==> flow/design.v <==
module sort_top (
  input             clk,
  input      [31:0] a, b, c, d, e, f,
  output reg [31:0] m, n, o, p, q, r
);
  reg  [31:0] a_q, b_q, c_q, d_q, e_q, f_q;
  wire [31:0] m_w, n_w, o_w, p_w, q_w, r_w;
  always @(posedge clk) begin
    a_q <= a; b_q <= b; c_q <= c; d_q <= d; e_q <= e; f_q <= f;
    m <= m_w; n <= n_w; o <= o_w; p <= p_w; q <= q_w; r <= r_w;
  end
  sort u_sort (
    .a(a_q), .b(b_q), .c(c_q), .d(d_q), .e(e_q), .f(f_q),
    .m(m_w), .n(n_w), .o(o_w), .p(p_w), .q(q_w), .r(r_w)
  );
endmodule

module sort(
  input [31:0]a,b,c,d,e,f,
  output reg [31:0]m,n,o,p,q,r);
  reg [31:0]mem[5:0];
  reg [31:0]t;
  always@(*)
    begin
      mem[0]=a;
      mem[1]=b;
      mem[2]=c;
      mem[3]=d;
      mem[4]=e;
      mem[5]=f;
      for(int i=0;i<6;i++)
        begin
          for(int j=0;j<5;j++)
            begin
              if(mem[j]<mem[j+1])
                begin
                  t = mem[j];
                  mem[j]=mem[j+1];
                  mem[j+1]=t;
                end
            end
        end
      m=mem[0];
      n=mem[1];
      o=mem[2];
      p=mem[3];
      q=mem[4];
      r=mem[5];
    end
endmodule
-- Step by step through the tools: sort_top
The steps from the RTL of sort_top to its reports follow in flow order.
Line numbers count from 1 in the design file above.
Operators: Yosys type, input widths -> output width; for muxes data width and select width s.
Library cell names are shortened.
Not given: --
- design top: sort_top
- clock port: clk
- cell library: sky130hd
- timing corner: tt_025C_1v80

-- After elaboration
Source: Yosys, flattened and elaborated. Widths are those after wreduce; folded enables and synchronous resets count as part of the registers. Registers that Yosys merges into a memory's read port (data or address) are not register bits. Print and check cells do not count. Equal cells are merged and count once.
- noted register bits: 384
- latch bits at 0
- bits in writable memories at 0
- bits in read-only memories: 0
- word width x clocked read ports: 0
- memory cells at 0
- input bits: 193
- noted word-level cells: 102
- noted add/subtract/negate cells: 0
- noted $mul: 0
- divide/modulo/power cells at 0
- magnitude comparators at 30
- equal/unequal tests: 0
- shift-type cells at 0
- multiplexer cells: 60
- noted bitwise operators: 0
- reductions and logical operators at 0
- operator list (operator ; number):
    $mux 32 ; 60
    $lt 32x32->1 ; 30

-- Logic depth
Longest topological path by Yosys (ltp), each cell counted once; first at word level (registers and memories cut), then after technology mapping (sequential cells cut; the memories' decode and read muxes count).
- noted depth after elaboration: 30
- ABC_AREA: 0
- mapped depth at 265
- depth with buffers taken out: 237

-- After synthesis
Source: synth_stat.txt of the flow (Yosys; design flattened, memories mapped). It holds for the ABC_AREA given above (unset counts as 0); a run with the other value may have another netlist.
- cell types (cell ; number ; total area (um^2)):
    ha_1 ; 891 ; 1.11E+04
    dfxtp_1 ; 384 ; 7.69E+03
    a21oi_1 ; 1004 ; 5.02E+03
    mux2i_1 ; 444 ; 4.44E+03
    o21ai_0 ; 863 ; 4.32E+03
    nor2_1 ; 851 ; 3.19E+03
    nand2_1 ; 781 ; 2.93E+03
    inv_1 ; 459 ; 1.72E+03
    a21o_1 ; 166 ; 1.25E+03
    nand4_1 ; 178 ; 1.11E+03
    clkbuf_1 ; 275 ; 1032.24
    nor2b_1 ; 135 ; 844.56
    nand2b_1 ; 114 ; 713.184
    a211oi_1 ; 51 ; 382.867
    mux2_2 ; 25 ; 281.52
    nand3_1 ; 47 ; 235.226
    nor3_1 ; 43 ; 215.206
    buf_1 ; 55 ; 206.448
Not listed: further types 78, cells in them 504.
- cell count: 7270
- noted cell area after synthesis: 50878.8 um^2
- noted sequential area: 7687.4 um^2
- mapped flip-flops at 384
- buffer cells: 353
The figures by module come from a second, unflattened synthesis with its own total; it is not the netlist above.
- cells (unflattened synthesis) at 7521
- noted area (unflattened synthesis): 51969.8 um^2
Each row is one instance without its submodules.
- by module (module ; instances ; cells ; area (um^2) ; seq. area (um^2)):
    sort ; 1 ; 7137 ; 44282.5 ; 0.0
    sort_top ; 1 ; 384 ; 7687.4 ; 7687.4

-- Path before layout
Source: OpenSTA report_checks on the synthesized netlist (no wires, ideal clock, input and output delay 20% of the period each), path of least setup slack; recovery checks are left aside. Register names are those of the netlist, which keeps one name where synthesis merged equal registers.
- path kind: register -> register
- start point: register b_q[30]
- end point: register q[12]
- period: 44.0 ns
- time at the first pin: 0.000 ns
- arrival time at 43.905 ns
- required time: 43.871 ns
- noted slack: -0.034 ns
- delay of the path: 44.034 ns
- driving pins on the path: 251
- buffers on the path: 31
- noted period reached after synthesis: 44.034 ns
"delay of the path" is the arrival time less input delay plus setup time.
"driving pins on the path": output pins that drive a net of the path, with the launching flip-flop's if there is one; two outputs of one cell count as two.
"period reached after synthesis" = period - worst setup slack (recovery checks aside). The figure is calculated, with input and output delays left at 20% of the set period.
Between the ends stands the longest chain of elaborated cells between them, by number of cells; it is not shown to be the way that was timed. Of several equally long chains one is given.
A line is the first line of the expression or statement that the cell stems from. Yosys adds cells for indexed reads and writes and turns some case tables into memories.
- path through: dfxtp_1 inv_1 ha_1 nand4_1 or4_1 or4_1 o22ai_1 nor2_1 clkbuf_1 clkbuf_1 nand2_1 o21ai_0 ha_1 nand4_1 nor4_1 nand2_1 nor3_1 a211oi_1 (+215 left out) mux2i_1 inv_1 ha_1 a21oi_1 nor2b_1 o21ai_0 nand2b_1 a21oi_1 nor2b_1 o21ai_0 nand2b_1 a21oi_1 nand2_1 or4_1 o41a_1 buf_4 buf_6 mux2i_1
- noted cells in the longest elaborated chain: 30
- RTL lines, path post-synthesis (item ; line ; RTL):
    start: declaration ; 6 ; reg  [31:0] a_q, b_q, c_q, d_q, e_q, f_q;
    start: assignment ; 9 ; a_q <= a; b_q <= b; c_q <= c; d_q <= d; e_q <= e; f_q <= f;
    $lt 32x32->1 ; 35 ; if(mem[j]<mem[j+1])
    $mux 32 ; 35 ;
    $lt 32x32->1 ; 35 ;
    $mux 32 ; 35 ;
    $lt 32x32->1 ; 35 ;
    $mux 32 ; 35 ;
    $lt 32x32->1 ; 35 ;
    (+16 left out) ; -- ;
    $mux 32 ; 35 ;
    $lt 32x32->1 ; 35 ;
    $mux 32 ; 35 ;
    $lt 32x32->1 ; 35 ;
    $mux 32 ; 35 ;
    $lt 32x32->1 ; 35 ;
    $mux 32 ; 35 ;
    end: assignment ; 10 ; m <= m_w; n <= n_w; o <= o_w; p <= p_w; q <= q_w; r <= r_w;
    end: declaration ; 4 ; output reg [31:0] m, n, o, p, q, r

-- Path in the finished layout
From the final timing report of run C: the path of least setup slack in the routed layout; clock arrival at registers is part of the times.
- path kind: register -> register
- start point: register b_q[22]
- end point: register q[30]
- period: 25.4 ns
- time at the first pin: 0.70 ns
- arrival time at 44.95 ns
- required time: 25.97 ns
- noted slack: -18.97 ns
- driving pins on the path: 248
- buffers on the path: 37
Between the ends stands the longest chain of elaborated cells between them, by number of cells; it is not shown to be the way that was timed. Of several equally long chains one is given.
- path through: dfxtp_1 inv_1 ha_1 nand4_1 or4_4 or4_4 o22ai_4 nor2_4 clkbuf_8 clkbuf_8 nand2_1 o21ai_4 ha_1 nand4_1 nor4_4 buf_6 buf_4 nand3b_1 (+212 left out) mux2_2 inv_1 ha_1 a21oi_1 nor2b_1 o21ai_1 nand2b_1 a21oi_1 nor2b_1 o21ai_0 nand2b_1 a21oi_4 nand2_1 or4_1 o41a_1 buf_6 buf_8 mux2i_1
- noted cells in the longest elaborated chain: 30
- RTL lines, path after layout (item ; line ; RTL):
    start: declaration ; 6 ; reg  [31:0] a_q, b_q, c_q, d_q, e_q, f_q;
    start: assignment ; 9 ; a_q <= a; b_q <= b; c_q <= c; d_q <= d; e_q <= e; f_q <= f;
    $lt 32x32->1 ; 35 ; if(mem[j]<mem[j+1])
    $mux 32 ; 35 ;
    $lt 32x32->1 ; 35 ;
    $mux 32 ; 35 ;
    $lt 32x32->1 ; 35 ;
    $mux 32 ; 35 ;
    $lt 32x32->1 ; 35 ;
    (+16 left out) ; -- ;
    $mux 32 ; 35 ;
    $lt 32x32->1 ; 35 ;
    $mux 32 ; 35 ;
    $lt 32x32->1 ; 35 ;
    $mux 32 ; 35 ;
    $lt 32x32->1 ; 35 ;
    $mux 32 ; 35 ;
    end: assignment ; 10 ; m <= m_w; n <= n_w; o <= o_w; p <= p_w; q <= q_w; r <= r_w;
    end: declaration ; 4 ; output reg [31:0] m, n, o, p, q, r

Lab notebook: sort_top

Measured data: module sort_top, platform sky130hd, 3 stored runs of the flow under differing settings, order arbitrary. Input and output delays are each 20% of the period that was set; the output load is 0.01 pF.
"period achieved" is the run's clock period less its worst setup slack. It is reckoned from that one timing run; input and output delays stay at 20% of the period that was set.
By "critical setup path time" is meant the share of the clock period that the worst setup path is allowed (20% is reserved at inputs, 20% at outputs), minus its slack. Clock arrival times at its registers enter into it.

Run A
Settings were CORE_UTILIZATION = 61; period_ns = 42.8; CAP_MARGIN = 20; CORE_MARGIN = 2; SLEW_MARGIN = 20
- did not finish, routing stopped with GRT-0232

Run B
Settings were ABC_AREA = 0; CELL_PAD_IN_SITES_DETAIL_PLACEMENT = 0; CELL_PAD_IN_SITES_GLOBAL_PLACEMENT = 2; CORE_ASPECT_RATIO = 0.71; CTS_CLUSTER_DIAMETER = 300; CTS_CLUSTER_SIZE = 17; MAX_ROUTING_LAYER = met5; MIN_ROUTING_LAYER = met2; PLACE_DENSITY_LB_ADDON = 0.18; SETUP_SLACK_MARGIN = 5.0; TNS_END_PERCENT = 70; period_ns = 44.0; CAP_MARGIN = 20; CORE_MARGIN = 2; CORE_UTILIZATION = 40; SLEW_MARGIN = 20
- did not finish, routing stopped with GRT-0116

Run C
Settings were ABC_AREA = 0; CAP_MARGIN = 0; CELL_PAD_IN_SITES_DETAIL_PLACEMENT = 2; CELL_PAD_IN_SITES_GLOBAL_PLACEMENT = 3; CORE_UTILIZATION = 16; CTS_CLUSTER_DIAMETER = 52; GPL_ROUTABILITY_DRIVEN = 1; GPL_TIMING_DRIVEN = 0; MAX_ROUTING_LAYER = met4; PLACE_DENSITY_LB_ADDON = 0.08; SETUP_SLACK_MARGIN = -1.28; TNS_END_PERCENT = 55; period_ns = 25.4; CORE_MARGIN = 2; SLEW_MARGIN = 20
- synthesis area: 50878.8 um^2
- area of the die: 322522.0 um^2
- standard-cell area of the final layout: 70938.0 um^2
- utilization: 22.4 %
- smallest setup slack at -18.974 ns
- final setup TNS at -2776.390 ns
- noted the period achieved: 44.374 ns
- noted the critical setup path time: 44.37 ns
- type of the worst setup path: register -> register
